==> flow/design.v <==
module decode(
	clk		,
	rst_n		,
	data_in	,
	data_out	
	);
	input clk;
	input rst_n;
	input [1:0] data_in;	 
	output reg data_out;
	wire [1:0] dis_00,dis_01,dis_10,dis_11;
	wire [31:0] add_1,add_2,add_3,add_4,add_5,add_6,add_7,add_8;
	reg [9:0]	path_s0,path_s1,path_s2,path_s3;   
	reg [31:0]	dis_s0,dis_s1,dis_s2,dis_s3;
	reg [19:0]count_clear;
	assign dis_00=data_in[1]+data_in[0];
	assign dis_01=data_in[1]+(data_in[0]^1'b1);
	assign dis_10=(data_in[1]^1'b1)+data_in[0];
	assign dis_11=(data_in[1]^1'b1)+(data_in[0]^1'b1);
	always @(posedge clk or negedge rst_n)
		if (rst_n==1'b0)
			count_clear<=20'b0;
		else if (count_clear>=20'd50000)
			count_clear<=20'b0;
		else
			count_clear<=count_clear+1'b1;
	assign add_1=dis_00+dis_s0;  
	assign add_2=dis_11+dis_s2;
	always @(posedge clk or negedge rst_n)
	begin
		if (rst_n==1'b0) 
			begin
				path_s0=10'b0;
				dis_s0=32'b0;
			end
		else if (count_clear==20'd50000)
			begin
				path_s0=10'b0;
				dis_s0=32'b0;
			end
		else if (add_1<=add_2)
			begin
				path_s0<={path_s0[8:0],1'b0};
				dis_s0<=add_1;
			end
		else 
			begin
				path_s0<={path_s2[8:0],1'b0};
				dis_s0<=add_2;
			end
	end
	assign add_3=dis_11+dis_s0;
	assign add_4=dis_00+dis_s2;
	always @(posedge clk or negedge rst_n)
	begin
		if (rst_n==1'b0) 
			begin
				path_s1=10'b0;
				dis_s1=32'b0;
			end
		else if (count_clear==20'd50000)
			begin
				path_s1=10'b0;
				dis_s1=32'b0;
			end
		else if (add_3<=add_4)
			begin
				path_s1<={path_s0[8:0],1'b1};
				dis_s1<=add_3;
			end
		else 
			begin
				path_s1<={path_s2[8:0],1'b1};
				dis_s1<=add_4;
			end
	end
	assign add_5=dis_01+dis_s1;
	assign add_6=dis_10+dis_s3;
	always @(posedge clk or negedge rst_n)
	begin
		if (rst_n==1'b0)
			begin
				path_s2=10'b0;
				dis_s2=32'b0;
			end
		else if (count_clear==20'd50000)
			begin
				path_s2=10'b0;
				dis_s2=32'b0;
			end
		else if (add_5<=add_6)
			begin
				path_s2<={path_s1[8:0],1'b0};
				dis_s2<=add_5;
			end
		else 
			begin
				path_s2<={path_s3[8:0],1'b0};
				dis_s2<=add_6;
			end
	end
	assign add_7=dis_10+dis_s1;
	assign add_8=dis_01+dis_s3;
	always @(posedge clk or negedge rst_n)
	begin
		if (rst_n==1'b0)
			begin
				path_s3=10'b0;
				dis_s3=32'b0;
			end
		else if (count_clear==20'd50000)
			begin
				path_s3=10'b0;
				dis_s3=32'b0;
			end
		else if (add_7<add_8)
			begin
				path_s3<={path_s1[8:0],1'b1};
				dis_s3<=add_7;
			end
		else 
			begin
				path_s3<={path_s3[8:0],1'b1};
				dis_s3<=add_8;
			end
	end
	always @(*)
	begin
		if ((dis_s0<=dis_s1)&&(dis_s0<=dis_s2)&&(dis_s0<=dis_s3))
			data_out<=path_s0[9];
		else if ((dis_s1<=dis_s0)&&(dis_s1<=dis_s2)&&(dis_s1<=dis_s3))
			data_out<=path_s1[9];
		else if ((dis_s2<=dis_s0)&&(dis_s2<=dis_s1)&&(dis_s2<=dis_s3))
			data_out<=path_s2[9];
		else  data_out<=path_s3[9];
	end
endmodule
# Step by step through the tools: decode
# Tool output for the design above before and after an edit, in the order of the flow.
# "orig" refers to lines of the RTL above, "edited" to lines of the edited file.
# "diff" is "edited" less "orig", of the values as shown; "change_rel_pct" is that difference over "orig", in percent.
# Operators: Yosys type, input widths -> output width; for muxes data width and select width s.
# Cell names lack the library's common part.
# A cell with - has no value.
# design
top_module	decode
clock_port	clk
cell_library	sky130hd
lib_corner	tt_025C_1v80

# Diff
# The edit as a unified diff against the file above.
# A script made this edit. It changes what the design does and was not meant as an optimisation.
# begin of diff
@@ -101,5 +101,7 @@
 	end
 	assign add_7=dis_10+dis_s1;
-	assign add_8=dis_01+dis_s3;
+	reg [31:0] add_8_q;
+	always @(posedge clk) add_8_q <=dis_01+dis_s3;
+	assign add_8 = add_8_q;
 	always @(posedge clk or negedge rst_n)
 	begin
# end of diff

# Word level
# Source: Yosys, flattened and elaborated, memories not mapped. Widths are those after wreduce; folded enables and synchronous resets count as part of the registers. Registers that Yosys merges into a memory's read port (data or address) are not register bits. Print and check cells do not count. Equal cells are merged and count once.
# word_totals
element	orig	edited	diff	change_rel_pct
register_bits	188	220	32	17.02
input_bits	4	4	0	0.00
out_inout_bits	1	1	0	0.00
word_cells	65	66	1	1.54
# classes
element	orig	edited	diff	change_rel_pct
add_sub_neg	13	13	0	0.00
cmp	14	14	0	0.00
equal	1	1	0	0.00
n_mux	20	20	0	0.00
n_logic	2	2	0	0.00
reduce_logical	6	6	0	0.00
# ops
operator	orig	edited	diff	change_rel_pct
$le 32x32->1	12	12	0	0.00
$add 2x32->32	8	8	0	0.00
$mux 10	8	8	0	0.00
$mux 32	8	8	0	0.00
$logic_and 1x1->1	6	6	0	0.00
$add 1x1->2	4	4	0	0.00
$mux 1	3	3	0	0.00
$not 1->1	2	2	0	0.00
$add 20x1->20 const B	1	1	0	0.00
$eq 20x16->1 const B	1	1	0	0.00
$ge 20x16->1 const B	1	1	0	0.00
$lt 32x32->1	1	1	0	0.00
$mux 20	1	1	0	0.00

# Depth
# Depth = most cells in a row (Yosys ltp): at word level without a register or memory, in the mapped netlist without a sequential cell, where the memories' decode and read muxes count.
# logic_depth
element	orig	edited	diff	change_rel_pct
depth_word	6	6	0	0.00
abc_area	0	0	-	-
depth_mapped	23	22	-1	-4.35
mapped_depth_nobuf	20	20	0	0.00

# After synthesis
# Source: synth_stat.txt of the flow (Yosys; design flattened, memories mapped). It holds for the ABC_AREA given above (unset counts as 0); a run with the other value may have another netlist.
# synth_totals
element	orig	edited	diff	change_rel_pct
stdcells	2293	2425	132	5.76
yosys_area_um2	19396.1	20250.7	854.6	4.41
sequential_area_um2	4554.4	5195.0	640.6	14.07
flip_flops	182	214	32	17.58
buf_cells	87	91	4	4.60
# by_type
cell_type	orig	edited	diff	change_rel_pct
a21oi_1	124	187	63	50.81
a211oi_1	119	64	-55	-46.22
o21ai_0	49	87	38	77.55
dfxtp_1	0	32	32	-
or3_1	14	43	29	207.14
inv_1	121	146	25	20.66
nor4_1	56	34	-22	-39.29
nor3_1	136	151	15	11.03
clkbuf_1	64	78	14	21.88
a21o_1	58	68	10	17.24
mux2i_1	35	25	-10	-28.57
and4_1	19	10	-9	-47.37
and3_1	14	22	8	57.14
nand3_1	87	80	-7	-8.05
buf_2	16	9	-7	-43.75
xnor2_1	212	218	6	2.83
nand4_1	102	107	5	4.90
nor2_1	138	142	4	2.90
# Not every row of either side is listed.

# Timing after synthesis
# Source: OpenSTA report_checks on the synthesized netlist (no wires, ideal clock, input and output delay 20% of the period each), path of least setup slack; recovery checks are left aside. Register names are those of the netlist, which keeps one name where synthesis merged equal registers.
# synth_timing
element	orig	edited	diff	change_rel_pct
path_type	input -> register	input -> register	-	-
from	in data_in[0]	in data_in[0]	-	-
to	reg dis_s2[22]	reg dis_s1[30]	-	-
period_ps	6000	6000	0	0.00
input_delay_ps	1200	1200	0	0.00
setup_time_ps	94	94	0	-
t_first_pin_ps	1200	1200	0	0.00
arrival_ps	5434	5082	-352	-6.48
required_ps	5906	5906	0	0.00
slack_ps	472	825	353	-
path_delay_ps	4328	3976	-352	-8.13
path_stages	20	21	1	5.00
n_path_buf	2	2	0	0.00
period_less_setup_slack_ps	5528	5175	-353	-6.39
# "path_delay_ps" is the arrival time less input delay plus setup time.
# "path_stages": output pins that drive a net of the path, with the launching flip-flop's if there is one; two outputs of one cell count as two.
# "period_less_setup_slack_ps" is the clock period less the worst setup slack; recovery checks do not enter. This is arithmetic on one report: input and output delays are still those of the set period (20% each).
# Between the ends stands the longest chain of elaborated cells between them, by number of cells; it is not shown to be the way that was timed. Of several equally long chains one is given.
# Each line given opens the expression or statement behind the cell; cells for indexed reads and writes are added by Yosys, which also makes memories of some case tables.
# A register here has more assigning lines than the two given.
# synth_via_orig
cell_sequence	inv_1 -> ha_1 -> inv_1 -> ha_1 -> ha_1 -> a21oi_1 -> or2_2 -> clkbuf_1 -> nor4b_1 -> nand4_1 -> xnor2_1 -> ha_1 -> nand4_1 -> nor4_1 -> nand3_1 -> nand2_1 -> o21a_1 -> nand2_1 -> clkbuf_1 -> a211oi_1
elab_chain_len	6
cells_between	8
lines_between	6
classes_between	add/sub: 4; compare: 1; mux: 2; logic: 1
# synth_rtl_orig
element	line	rtl
start, declared	9	input [1:0] data_in;
$not 1->1	-
$add 1x1->2	17	assign dis_01=data_in[1]+(data_in[0]^1'b1);
$add 2x32->32	77	assign add_5=dis_01+dis_s1;
$le 32x32->1	91	else if (add_5<=add_6)
$mux 32	91
$mux 32	86	else if (count_clear==20'd50000)
end, assigned	94	dis_s2<=add_5;
end, assigned	99	dis_s2<=add_6;
end, declared	14	reg [31:0] dis_s0,dis_s1,dis_s2,dis_s3;
# synth_via_edited
cell_sequence	inv_1 -> ha_1 -> ha_1 -> ha_1 -> a21oi_1 -> nor3_1 -> nand2_1 -> nor2_1 -> nand4_1 -> xnor2_1 -> ha_1 -> nand4_1 -> nor4_1 -> nand3_1 -> inv_1 -> or3_1 -> o22a_1 -> nand2_1 -> buf_2 -> buf_2 -> a211oi_1
elab_chain_len	6
cells_between	8
lines_between	6
classes_between	add/sub: 4; compare: 1; mux: 2; logic: 1
# synth_rtl_edited
element	line	rtl
start, declared	9	input [1:0] data_in;
$not 1->1	-
$add 1x1->2	19	assign dis_11=(data_in[1]^1'b1)+(data_in[0]^1'b1);
$add 2x32->32	52	assign add_3=dis_11+dis_s0;
$le 32x32->1	66	else if (add_3<=add_4)
$mux 32	66
$mux 32	61	else if (count_clear==20'd50000)
end, assigned	69	dis_s1<=add_3;
end, assigned	74	dis_s1<=add_4;
end, declared	14	reg [31:0] dis_s0,dis_s1,dis_s2,dis_s3;

# Worst path after layout
# Path of least setup slack in the final report of the runs of set A (OpenROAD, finished layout, wires in). Where an end is a register, its clock arrival counts in the times.
# The report prints the path's times to 10 ps; the period is as set.
# layout_timing
element	orig	edited	diff	change_rel_pct
path_type	input -> register	register -> output	-	-
from	in data_in[0]	reg dis_s1[14]	-	-
to	reg dis_s1[13]	out data_out	-	-
period_ps	5890	5890	0	0.00
input_delay_ps	1180	-	-	-
out_delay_ps	-	1180	-	-
setup_time_ps	110	-	-	-
t_first_pin_ps	1180	580	-600	-50.85
arrival_ps	6070	4630	-1440	-23.72
required_ps	6280	4710	-1570	-25.00
slack_ps	210	80	-130	-
path_stages	22	12	-10	-45.45
n_path_buf	4	1	-3	-75.00
# Between the ends stands the longest chain of elaborated cells between them, by number of cells; it is not shown to be the way that was timed. Of several equally long chains one is given.
# A register here has more assigning lines than the two given.
# layout_via_orig
cell_sequence	clkdlybuf4s50_1 -> inv_1 -> buf_4 -> ha_1 -> xor2_1 -> ha_1 -> a21oi_1 -> or3_1 -> or2_1 -> nor2_1 -> xnor2_1 -> ha_1 -> nand4_1 -> nor4_2 -> buf_4 -> nand3_1 -> inv_1 -> or3_1 -> o22a_1 -> nand2_1 -> buf_4 -> a211oi_1
elab_chain_len	6
cells_between	8
lines_between	6
classes_between	add/sub: 4; compare: 1; mux: 2; logic: 1
# layout_rtl_orig
element	line	rtl
start, declared	9	input [1:0] data_in;
$not 1->1	-
$add 1x1->2	19	assign dis_11=(data_in[1]^1'b1)+(data_in[0]^1'b1);
$add 2x32->32	52	assign add_3=dis_11+dis_s0;
$le 32x32->1	66	else if (add_3<=add_4)
$mux 32	66
$mux 32	61	else if (count_clear==20'd50000)
end, assigned	69	dis_s1<=add_3;
end, assigned	74	dis_s1<=add_4;
end, declared	14	reg [31:0] dis_s0,dis_s1,dis_s2,dis_s3;
# layout_via_edited
cell_sequence	dfrtp_1 -> inv_1 -> ha_1 -> nand4_1 -> nor4_1 -> a21boi_0 -> o31a_1 -> o21ai_0 -> o211ai_1 -> mux2i_1 -> a221oi_1 -> clkdlybuf4s50_1
elab_chain_len	6
cells_between	14
lines_between	3
classes_between	compare: 5; mux: 3; reduce/logical: 6
# layout_rtl_edited
element	line	rtl
start, declared	14	reg [31:0] dis_s0,dis_s1,dis_s2,dis_s3;
start, assigned	69	dis_s1<=add_3;
start, assigned	74	dis_s1<=add_4;
$le 32x32->1	135	else if ((dis_s2<=dis_s0)&&(dis_s2<=dis_s1)&&(dis_s2<=dis_s3))
$logic_and 1x1->1 (2 in a row)	135
$mux 1	135
$mux 1	133	else if ((dis_s1<=dis_s0)&&(dis_s1<=dis_s2)&&(dis_s1<=dis_s3))
$mux 1	131	if ((dis_s0<=dis_s1)&&(dis_s0<=dis_s2)&&(dis_s0<=dis_s3))
end, declared	10	output reg data_out;

# Layout results
# Both versions went through the flow (Yosys, OpenROAD) with the same settings in each pair. Constraints: input delay and output delay 20% of the set period each, output load 0.01 pF.
# settings_set_A
CORE_UTILIZATION	40
PLACE_DENSITY	0.6
period_ns	5.89
CAP_MARGIN	20
CORE_MARGIN	2
SLEW_MARGIN	20
# measured_set_A
element	orig	edited	diff	change_rel_pct
synthesis_area_um2	19396.1	20250.7	854.6	4.41
design_die_area_um2	50267.9	52443.3	2175.4	4.33
finish.utilization_pct	46.9	47.8	0.9	-
ws_setup_ps	214	81	-133	-
setup_tns_ps	0	0	0	-
hold_worst_slack_ps	457	456	-1	-
power_mw	13.717	16.422	2.705	19.72
# settings_set_B
ABC_AREA	1
CAP_MARGIN	30
CELL_PAD_IN_SITES_DETAIL_PLACEMENT	2
CELL_PAD_IN_SITES_GLOBAL_PLACEMENT	3
CORE_ASPECT_RATIO	0.56
CORE_UTILIZATION	36
CTS_CLUSTER_DIAMETER	148
PLACE_DENSITY_LB_ADDON	0.21
SETUP_SLACK_MARGIN	1.15
period_ns	9.83
CORE_MARGIN	2
SLEW_MARGIN	20
# measured_set_B
element	orig	edited	diff	change_rel_pct
synthesis_area_um2	20968.9	21579.4	610.5	2.91
design_die_area_um2	60275.4	62000.0	1724.6	2.86
finish.utilization_pct	38.9	39.4	0.5	-
ws_setup_ps	1571	2215	644	-
setup_tns_ps	0	0	0	-
hold_worst_slack_ps	466	472	6	-
# By "power_mw" is meant OpenSTA's value without simulated activity: inputs other than the clock are taken to toggle once in ten clock periods, and the tool carries that through the logic.
